==> flow/design.v <==
`timescale 1ns / 1ns
`timescale 1ns / 1ns
module alu #(
    parameter DATA_WIDTH = 16
) (
    input [DATA_WIDTH-1:0] data_in1,
    data_in2,
    input [1:0] op,
    output reg [DATA_WIDTH-1:0] data_out,
    output [2:0] flag
);
  reg carry;
  wire zero, neg;
  wire [16:0] data_in1_add, data_in2_add;
  assign data_in1_add = data_in1;
  assign data_in2_add = data_in2;
  always @(*) begin
    case (op)
      2'b00: {carry, data_out} = {1'b0, ~(data_in1 | data_in2)};
      2'b01: {carry, data_out} = data_in1_add + data_in2_add;
      2'b10: {carry, data_out} = {1'b0, data_in1};
      2'b11: {carry, data_out} = {1'b0, (data_in2 >> 1)};
    endcase
  end
  assign zero = ~(|data_out);
  assign neg  = data_out[DATA_WIDTH-1];
  assign flag = {zero, neg, carry};
endmodule
`timescale 1ns / 1ns
module register #(
    parameter N = 16
) (
    input clk,
    rst,
    en,
    input [N-1:0] data_in,
    output reg [N-1:0] data_out
);
  always @(posedge clk, negedge rst) begin
    if (!rst) begin
      data_out <= 0;
    end else begin
      if (en) begin
        data_out <= data_in;
      end
    end
  end
endmodule
`timescale 1ns / 1ns
module registerfile #(
    parameter N = 16,
    M = 5
) (
    input clk,
    en,
    input [N-1:0] wr_data,
    input [M-1:0] addr,
    output [N-1:0] rd_data
);
  reg [N-1:0] mem[(2**M)-1:0];
  assign rd_data = (addr == 29) ? 0 : ( (addr == 30) ? 16'h1 : ( (addr == 31) ? 16'hffff : mem[addr]));
  always @(posedge clk) begin
    if (en) begin
      mem[addr] <= wr_data;
    end
  end
endmodule
`timescale 1ns / 1ns
 `timescale 1ns / 1ns
module state (
    input            clk,
    rst,
    input      [2:0] op,
    output reg [3:0] state,
    input      [2:0] flag
);
  reg [3:0] nextstate;
  reg       br;
  always @(*) begin
    case (state)
      4'b0000: begin
        if (op == 3'b000) begin
          nextstate = 4'b0001;
        end else if (op == 3'b001) begin
          nextstate = 4'b0010;
        end else if (op == 3'b010) begin
          nextstate = 4'b0011;
        end else if (op == 3'b011) begin
          nextstate = 4'b1010;
        end else if (op == 3'b100) begin
          nextstate = 4'b0100;
        end else if (op == 3'b101) begin
          nextstate = 4'b0101;
        end else if (op == 3'b110) begin
          nextstate = 4'b1000;
        end else nextstate = 4'b0111;
      end
      4'b0001: begin
        nextstate = 4'b1010;
      end
      4'b0010: nextstate = 4'b1010;
      4'b0011: nextstate = 4'b1010;
      4'b0100: nextstate = 4'b1010;
      4'b0101: nextstate = 4'b0110;
      4'b0110: nextstate = 4'b1010;
      4'b0111: nextstate = 4'b1010;
      4'b1000:
      if (br) nextstate = 4'b1001;
      else nextstate = 4'b1010;
      4'b1001: nextstate = 4'b0000;
      4'b1010: nextstate = 4'b0000;
      default: nextstate = 4'b0000;
    endcase   
  end
  always @(posedge clk, negedge rst) begin
    if (!rst) begin
      state <= 4'b0000;
    end else begin
      state <= nextstate;
    end
  end
  always @(*) begin
    case (op)
      3'h0: br = 0;
      3'h1: br = flag[0];
      3'h2: br = flag[1];
      3'h3: br = flag[1] | flag[0];
      3'h4: br = flag[2];
      3'h5: br = flag[2] | flag[0];
      3'h6: br = flag[2] | flag[1];
      3'h7: br = 1;
      default: br = 0;
    endcase   
  end   
endmodule   
`timescale 1ns / 1ns
 `timescale 1ns / 1ns
module decode (
    input [2:0] op,
    input [3:0] state,
    output reg [13:0] dec
);
  always @(*) begin
    case (state)
      4'b0000: begin
        if (op == 3'b110) begin
          dec = 14'b1_1_x_x_xx_xx_1_0_0_1_0_0;
        end else if (op == 3'b101) begin
          dec = 14'b1_1_x_x_xx_xx_1_0_0_0_0_0;
        end else if (op == 3'b011) begin
          dec = 14'bx_1_0_x_1x_xx_0_0_1_0_0_0;
        end else begin
          dec = 14'bx_1_x_x_xx_xx_0_0_0_1_0_0;
        end
      end
      4'b0001: dec = 14'bx_1_x_1_xx_00_0_1_0_0_1_0;
      4'b0010: dec = 14'bx_1_x_1_xx_01_0_1_0_0_1_0;
      4'b0011: dec = 14'bx_0_x_0_1x_xx_0_1_0_0_0_0;
      4'b0100: dec = 14'bx_0_x_x_xx_xx_0_0_0_0_0_1;
      4'b0101: dec = 14'b1_1_x_0_00_xx_1_1_0_0_0_0;
      4'b0110: dec = 14'b1_1_x_0_01_xx_0_1_0_0_0_0;
      4'b1000: dec = 14'bx_1_1_x_xx_xx_0_0_1_0_0_0;
      4'b1001: dec = 14'b0_1_x_x_xx_xx_1_0_0_0_0_0;
      4'b0111: dec = 14'bx_1_x_1_xx_11_0_1_0_0_1_0;
      4'b1011: dec = 14'bx_1_0_x_xx_xx_0_0_0_0_0_1;
      4'b1010: dec = 14'b1_1_x_x_xx_xx_1_0_0_0_0_0;
      default: dec = 14'b0;
    endcase
  end
endmodule
`timescale 1ns / 1ns
module Temple #(
    parameter ADDR_WIDTH = 16,
    parameter DATA_WIDTH = 16
) (
    input                   clk,
    rst,
    output [ADDR_WIDTH-1:0] addr,
    input  [          15:0] rd_data,
    output [          15:0] wr_data,
    output                  en
);
  wire [15:0] pc_sel_data, acc_sel_data, reg_sel_data, imm_sel_data;
  wire [15:0] pc_out, add_out, acc_out;
  wire [15:0] regfile_out, rf_out, alu_out;
  wire [2:0] flag_out, alu_flag;
  wire pc_sel, acc_sel, reg_sel, addr_sel;
  wire pc_en, acc_en, regfile_en, flag_en, rf_en;
  wire [1:0] imm_sel, alu_op;
  wire [ 2:0] op;
  wire [ 3:0] state;
  wire [13:0] dec;
  wire [ 4:0] regfile_addr;
  wire [ 7:0] half_imm_data;
  assign {pc_sel,addr_sel,reg_sel,acc_sel,imm_sel[1:0],alu_op[1:0],pc_en,acc_en,regfile_en,rf_en,flag_en,en} = dec;
  state statemachine (
      .clk(clk),
      .rst(rst),
      .op(op),
      .state(state),
      .flag(flag_out)
  );
  decode decode (
      .op(op),
      .state(state),
      .dec(dec)
  );
  register PC (
      .clk(clk),
      .rst(rst),
      .en(pc_en),
      .data_in(pc_sel_data),
      .data_out(pc_out)
  );
  register Acc (
      .clk(clk),
      .rst(rst),
      .en(acc_en),
      .data_in(acc_sel_data),
      .data_out(acc_out)
  );
  register #(
      .N(3)
  ) flag (
      .clk(clk),
      .rst(rst),
      .en(flag_en),
      .data_in(alu_flag),
      .data_out(flag_out)
  );
  register regi (
      .clk(clk),
      .rst(rst),
      .en(rf_en),
      .data_in(regfile_out),
      .data_out(rf_out)
  );
  alu alu (
      .data_in1(rf_out),
      .data_in2(acc_out),
      .op(alu_op),
      .data_out(alu_out),
      .flag(alu_flag)
  );
  registerfile regfile (
      .clk(clk),
      .en(regfile_en),
      .wr_data(reg_sel_data),
      .rd_data(regfile_out),
      .addr(regfile_addr)
  );
  assign pc_sel_data = (pc_sel) ? add_out : rf_out;
  assign add_out = pc_out + 16'h1;
  assign acc_sel_data = (acc_sel) ? alu_out : imm_sel_data;
  assign reg_sel_data = (reg_sel) ? add_out : acc_out;
  assign addr = addr_sel ? {pc_out[15:1], 1'b0} : {rf_out[15:1], 1'b0};
  assign wr_data = acc_out;
  assign op = (pc_out[0]) ? rd_data[15:13] : rd_data[7:5];
  assign regfile_addr = (pc_out[0]) ? rd_data[12:8] : rd_data[4:0];
  assign half_imm_data = (pc_out[0]) ? rd_data[15:8] : rd_data[7:0];
  assign imm_sel_data = (imm_sel[1]) ? rd_data[15:0] : ( (imm_sel[0]) ? {half_imm_data, acc_out[7:0]} : {acc_out[15:8], half_imm_data});
endmodule   
Lab notebook: Temple

Tool chain data of Temple
Module Temple before and after one edit of its RTL, step after step.
"orig" refers to lines of the RTL above, "edited" to lines of the edited file.
"change": "edited" minus "orig" as printed here. "rel_change_pct": 100 x difference / "orig".
Library cell names are shortened.
{ "design": {"top_module": "Temple", "clock": "clk", "lib": "sky130hd", "lib_corner": "tt_025C_1v80"} }

The edit
The edit as a unified diff against the file above.
The edit is scripted: it alters the design's behaviour and was not made to optimise anything.
begin of diff
@@ -192,5 +192,5 @@
   wire [13:0] dec;
   wire [ 4:0] regfile_addr;
-  wire [ 7:0] half_imm_data;
+  wire [ 3:0] half_imm_data;
   assign {pc_sel,addr_sel,reg_sel,acc_sel,imm_sel[1:0],alu_op[1:0],pc_en,acc_en,regfile_en,rf_en,flag_en,en} = dec;
   state statemachine (
end of diff

Word-level counts
Counts by Yosys on the flattened word-level netlist (proc, flatten, opt, wreduce; memories kept). Register bits leave out memories and registers merged into their read ports (data or address). Print and check cells are left out. Cells with the same type and inputs are merged into one.
Yosys's memory passes give these memory sizes; they may raise the number of words (mostly to a power of two), join words into wider ones and drop unused or constant bits.
{ "classes": {"columns": ["item", "orig", "edited", "change", "rel_change_pct"], "rows": [
  ["addsub", 2, 2, 0, 0.00],
  ["multipliers", 0, 0, 0, null],
  ["div_mod_pow", 0, 0, 0, null],
  ["cmp", 0, 0, 0, null],
  ["equal", 25, 25, 0, 0.00],
  ["n_shift", 0, 0, 0, null],
  ["mux", 30, 30, 0, 0.00],
  ["bitwise", 6, 6, 0, 0.00],
  ["reduce_logical", 8, 6, -2, -25.00]
]} }
{ "op_table": {"columns": ["cell", "orig", "edited", "change", "rel_change_pct"], "rows": [
  ["2-to-1 mux 16 bit", 10, 9, -1, -10.00],
  ["2-to-1 mux 4 bit", 7, 8, 1, 14.29],
  ["AND reduction 2 bit", 2, 1, -1, -50.00],
  ["2-to-1 mux 12 bit", 1, 2, 1, 100.00],
  ["2-to-1 mux 8 bit", 1, 0, -1, -100.00],
  ["nonzero test 3 bit", 1, 0, -1, -100.00],
  ["== test 3 bit with constant B", 4, 4, 0, 0.00],
  ["== test 4 x 3 -> 1 bit with constant B", 4, 4, 0, 0.00],
  ["== test 4 bit with constant B", 4, 4, 0, 0.00],
  ["== test 5 bit with constant B", 3, 3, 0, 0.00],
  ["OR 1 bit", 3, 3, 0, 0.00],
  ["== test 2 bit with constant B", 2, 2, 0, 0.00],
  ["== test 3 x 2 -> 1 bit with constant B", 2, 2, 0, 0.00],
  ["== test 4 x 2 -> 1 bit with constant B", 2, 2, 0, 0.00],
  ["2-to-1 mux 14 bit", 2, 2, 0, 0.00],
  ["2-to-1 mux 5 bit", 2, 2, 0, 0.00],
  ["adder 16 x 1 -> 16 bit with constant B", 1, 1, 0, 0.00],
  ["adder 16 x 16 -> 17 bit", 1, 1, 0, 0.00],
  ["== test 2 x 1 -> 1 bit with constant B", 1, 1, 0, 0.00],
  ["== test 3 x 1 -> 1 bit with constant B", 1, 1, 0, 0.00],
  ["== test 4 x 1 -> 1 bit with constant B", 1, 1, 0, 0.00],
  ["logical NOT 2 bit", 1, 1, 0, 0.00],
  ["logical NOT 3 bit", 1, 1, 0, 0.00],
  ["logical NOT 4 bit", 1, 1, 0, 0.00],
  ["2-to-1 mux 1 bit", 1, 1, 0, 0.00],
  ["2-to-1 mux 2 bit", 1, 1, 0, 0.00],
  ["2-to-1 mux 3 bit", 1, 1, 0, 0.00],
  ["!= test 3 x 1 -> 1 bit with constant B", 1, 1, 0, 0.00]
]} }
The list need not be complete.
{ "word_totals": {"columns": ["item", "orig", "edited", "change", "rel_change_pct"], "rows": [
  ["ff_bits", 55, 55, 0, 0.00],
  ["latch_bits", 0, 0, 0, null],
  ["ram_bits", 512, 512, 0, 0.00],
  ["rom_bits", 0, 0, 0, null],
  ["clocked_rd_ports_x_width", 0, 0, 0, null],
  ["memories", 1, 1, 0, 0.00],
  ["inputBits", 18, 18, 0, 0.00],
  ["out_inout_bits", 33, 33, 0, 0.00]
]} }
{ "mem_list": {"columns": ["item", "orig", "edited"], "rows": [
  ["mem_shapes", "regfile.mem 32 x 16 bit 1R1W", "regfile.mem 32 x 16 bit 1R1W"]
]} }

Longest topological paths
Depth = most cells in a row (Yosys ltp): at word level without a register or memory, in the mapped netlist without a sequential cell, where the memories' decode and read muxes count.
{ "logic_depth": {"columns": ["item", "orig", "edited", "change", "rel_change_pct"], "rows": [
  ["word_depth", 10, 10, 0, 0.00],
  ["abc_area", "0", "0", null, null],
  ["mapped_depth", 11, 12, 1, 9.09],
  ["mapped_depth_nobuf", 11, 12, 1, 9.09]
]} }

Netlist
Source: synth_stat.txt of the flow (Yosys; design flattened, memories mapped). It holds for the ABC_AREA given above (unset counts as 0); a run with the other value may have another netlist.
{ "by_type": {"columns": ["type", "orig", "edited", "change", "rel_change_pct"], "rows": [
  ["clkbuf_1", 31, 54, 23, 74.19],
  ["o21ai_0", 46, 68, 22, 47.83],
  ["nand3_1", 30, 12, -18, -60.00],
  ["nand2_1", 108, 94, -14, -12.96],
  ["a21oi_1", 81, 94, 13, 16.05],
  ["mux2i_1", 14, 27, 13, 92.86],
  ["nand2b_1", 14, 3, -11, -78.57],
  ["nor3b_1", 3, 14, 11, 366.67],
  ["buf_6", 9, 0, -9, -100.00],
  ["buf_4", 9, 1, -8, -88.89],
  ["xnor2_1", 12, 19, 7, 58.33],
  ["nand4_1", 8, 1, -7, -87.50],
  ["nor3_2", 6, 0, -6, -100.00],
  ["o21a_1", 6, 0, -6, -100.00],
  ["or3_1", 3, 9, 6, 200.00],
  ["a31oi_1", 13, 8, -5, -38.46],
  ["nor2_1", 95, 99, 4, 4.21],
  ["o21ai_1", 32, 36, 4, 12.50]
]} }
The list need not be complete.
{ "synth_totals": {"columns": ["item", "orig", "edited", "change", "rel_change_pct"], "rows": [
  ["cells", 1505, 1492, -13, -0.86],
  ["synth_area_um2", 24050.6, 23714.0, -336.6, -1.40],
  ["seq_area_um2", 16507.1, 16417.0, -90.1, -0.55],
  ["ff_cells", 560, 557, -3, -0.54]
]} }
The figures by module come from a second, unflattened synthesis with its own total; it is not the netlist above.
{ "hier_totals": {"columns": ["item", "orig", "edited", "change", "rel_change_pct"], "rows": [
  ["cells_unflattened", 1658, 1638, -20, -1.21],
  ["hier_area_um2", 25409.4, 25309.3, -100.1, -0.39]
]} }
Rows give one instance, submodules left out.
{ "modules_orig": {"columns": ["mod", "instances", "cells", "mod_area_um2", "mod_seq_area_um2"], "rows": [
  ["registerfile", 1, 1039, 19839.0, 15134.5],
  ["register", 3, 34, 649.4, 400.4],
  ["alu", 1, 204, 1557.7, 0.0],
  ["Temple", 1, 242, 1448.9, 0.0],
  ["decode", 1, 39, 262.8, 0.0],
  ["state", 1, 26, 244.0, 100.1],
  ["register (N=3)", 1, 6, 108.9, 75.1]
]} }
{ "modules_edited": {"columns": ["mod", "instances", "cells", "mod_area_um2", "mod_seq_area_um2"], "rows": [
  ["registerfile", 1, 1039, 19839.0, 15134.5],
  ["register", 3, 34, 649.4, 400.4],
  ["alu", 1, 204, 1557.7, 0.0],
  ["Temple", 1, 222, 1348.8, 0.0],
  ["decode", 1, 39, 262.8, 0.0],
  ["state", 1, 26, 244.0, 100.1],
  ["register (N=3)", 1, 6, 108.9, 75.1]
]} }

Path before layout
Path of least setup slack by OpenSTA after synthesis, without wires, with an ideal clock, recovery checks aside; 20% of the period is set as input and as output delay. Where synthesis merged equal registers, the netlist keeps one of their names.
{ "synth_timing": {"columns": ["item", "orig", "edited", "change", "rel_change_pct"], "rows": [
  ["kind", "input to register", "input to register", null, null],
  ["startpoint", "input port rd_data[0]", "input port rd_data[9]", null, null],
  ["endpoint", "memory regfile.mem[11][0]", "memory regfile.mem[1][0]", null, null],
  ["clock_period_ns", 7.0, 7.0, 0.0, 0.00],
  ["in_delay_ns", 1.400, 1.400, 0.000, 0.00],
  ["setup_time_ns", 0.388, 0.388, 0.000, null],
  ["arrival_time_ns", 3.154, 3.478, 0.324, 10.27],
  ["t_required_ns", 6.612, 6.612, 0.000, 0.00],
  ["setup_slack_ns", 3.458, 3.134, -0.324, null],
  ["path_delay_ns", 2.142, 2.466, 0.324, 15.13],
  ["stages", 6, 7, 1, 16.67],
  ["n_path_buf", 3, 4, 1, 33.33],
  ["period_less_setup_slack_ns", 3.542, 3.866, 0.324, 9.15]
]} }
"path_delay_ns" is the arrival time less input delay plus setup time.
"stages": output pins that drive a net of the path, with the launching flip-flop's if there is one; two outputs of one cell count as two.
"period_less_setup_slack_ns" = period - worst setup slack (recovery checks aside). The figure is calculated, with input and output delays left at 20% of the set period.
Between the ends stands the longest chain of elaborated cells between them, by number of cells; it is not shown to be the way that was timed. Of several equally long chains one is given.
Each line given opens the expression or statement behind the cell; cells for indexed reads and writes are added by Yosys, which also makes memories of some case tables.
{ "synth_between_orig": {"cell_sequence": "mux2_4 > buf_6 > buf_2 > buf_2 > o211ai_1 > nor2_1", "elab_chain_cells": 2} }
{ "synth_rtl_orig": {"columns": ["item", "line_no", "text"], "rows": [
  ["from (decl)", 179, "input  [          15:0] rd_data,"],
  ["2-to-1 mux 5 bit", 259, "assign regfile_addr = (pc_out[0]) ? rd_data[12:8] : rd_data[4:0];"],
  ["2-to-1 mux 5 bit", 63, "if (en) begin"],
  ["to (decl)", 60, "reg [N-1:0] mem[(2**M)-1:0];"]
]} }
{ "synth_between_edited": {"cell_sequence": "mux2_1 > buf_2 > buf_2 > buf_2 > or3_1 > clkbuf_1 > nor2_1", "elab_chain_cells": 2} }
{ "synth_rtl_edited": {"columns": ["item", "line_no", "text"], "rows": [
  ["from (decl)", 179, "input  [          15:0] rd_data,"],
  ["2-to-1 mux 5 bit", 259, "assign regfile_addr = (pc_out[0]) ? rd_data[12:8] : rd_data[4:0];"],
  ["2-to-1 mux 5 bit", 63, "if (en) begin"],
  ["to (decl)", 60, "reg [N-1:0] mem[(2**M)-1:0];"]
]} }

Worst path after layout
From the final timing report of each run of set A: the path of least setup slack in the routed layout; clock arrival at registers is part of the times.
{ "layout_timing": {"columns": ["item", "orig", "edited", "change", "rel_change_pct"], "rows": [
  ["kind", "register to output", "register to output", null, null],
  ["startpoint", "register statemachine.state", "register statemachine.state", null, null],
  ["endpoint", "output port addr[15]", "output port addr[13]", null, null],
  ["clock_period_ns", 7.0, 7.0, 0.0, 0.00],
  ["out_delay_ns", 1.40, 1.40, 0.00, 0.00],
  ["arrival_time_ns", 4.04, 3.90, -0.14, -3.47],
  ["t_required_ns", 5.60, 5.60, 0.00, 0.00],
  ["setup_slack_ns", 1.56, 1.70, 0.14, null],
  ["stages", 6, 6, 0, 0.00],
  ["n_path_buf", 1, 2, 1, 100.00]
]} }
An end named without its bit number is one bit of that signal or, where synthesis recoded a state register, one of its new flip-flops.
Between the ends stands the longest chain of elaborated cells between them, by number of cells; it is not shown to be the way that was timed. Of several equally long chains one is given.
{ "layout_between_orig": {"cell_sequence": "dfrtp_1 > or3_1 > nor2_1 > nand3_1 > o21ai_0 > clkdlybuf4s50_1", "elab_chain_cells": 3} }
{ "layout_rtl_orig": {"columns": ["item", "line_no", "text"], "rows": [
  ["from (decl)", 74, "output reg [3:0] state,"],
  ["from (assign)", 117, "state <= 4'b0000;"],
  ["from (assign)", 119, "state <= nextstate;"],
  ["== test 4 bit", 144, "case (state)"],
  ["parallel mux 14 bit (select 12 bit)", 144, null],
  ["2-to-1 mux 16 bit", 256, "assign addr = addr_sel ? {pc_out[15:1], 1'b0} : {rf_out[15:1], 1'b0};"],
  ["to (decl)", 178, "output [ADDR_WIDTH-1:0] addr,"]
]} }
{ "layout_between_edited": {"cell_sequence": "dfrtp_1 > buf_4 > or3_1 > or3_1 > o21ai_0 > clkdlybuf4s50_1", "elab_chain_cells": 3} }
{ "layout_rtl_edited": {"columns": ["item", "line_no", "text"], "rows": [
  ["from (decl)", 74, "output reg [3:0] state,"],
  ["from (assign)", 117, "state <= 4'b0000;"],
  ["from (assign)", 119, "state <= nextstate;"],
  ["== test 4 bit", 144, "case (state)"],
  ["parallel mux 14 bit (select 12 bit)", 144, null],
  ["2-to-1 mux 16 bit", 256, "assign addr = addr_sel ? {pc_out[15:1], 1'b0} : {rf_out[15:1], 1'b0};"],
  ["to (decl)", 178, "output [ADDR_WIDTH-1:0] addr,"]
]} }

Measured runs
Both versions went through the flow (Yosys, OpenROAD) with the same settings in each pair. Constraints: input delay and output delay 20% of the set period each, output load 0.01 pF.
{ "flow_settings_set_A": {"CORE_UTILIZATION": 40, "PLACE_DENSITY": 0.6, "period_ns": 7.0, "CAP_MARGIN": 20, "CORE_MARGIN": 2, "SLEW_MARGIN": 20} }
{ "results_set_A": {"columns": ["item", "orig", "edited", "change", "rel_change_pct"], "rows": [
  ["synthArea_um2", 24050.6, 23714.0, -336.6, -1.40],
  ["final_die_area_um2", 62103.1, 61248.8, -854.3, -1.38],
  ["post_route_util_pct", 46.3, 46.5, 0.2, null],
  ["worstSetupSlack_ns", 1.557, 1.701, 0.144, null],
  ["timing.setup.tns_ns", 0.000, 0.000, 0.000, null],
  ["holdWs_ns", 0.458, 0.479, 0.021, null],
  ["clock_period_reached_ns", 5.443, 5.299, -0.144, -2.65]
]} }
{ "flow_settings_set_B": {"CORE_ASPECT_RATIO": 0.94, "CORE_MARGIN": 2, "CORE_UTILIZATION": 67, "CTS_CLUSTER_DIAMETER": 139, "GPL_TIMING_DRIVEN": 0, "PLACE_DENSITY_LB_ADDON": 0.02, "SETUP_SLACK_MARGIN": 0.28, "TNS_END_PERCENT": 30, "period_ns": 6.37, "CAP_MARGIN": 20, "SLEW_MARGIN": 20} }
{ "results_set_B": {"columns": ["item", "orig", "edited", "change", "rel_change_pct"], "rows": [
  ["synthArea_um2", 24050.6, 23714.0, -336.6, -1.40],
  ["final_die_area_um2", 37428.2, 36915.6, -512.6, -1.37],
  ["post_route_util_pct", 78.4, 79.1, 0.7, null],
  ["worstSetupSlack_ns", 1.864, 1.368, -0.496, null],
  ["timing.setup.tns_ns", 0.000, 0.000, 0.000, null],
  ["clock_period_reached_ns", 4.506, 5.002, 0.496, 11.01]
]} }
"clock_period_reached_ns" = clock period - worst setup slack. The figure is calculated, with input and output delays left at 20% of the set period.
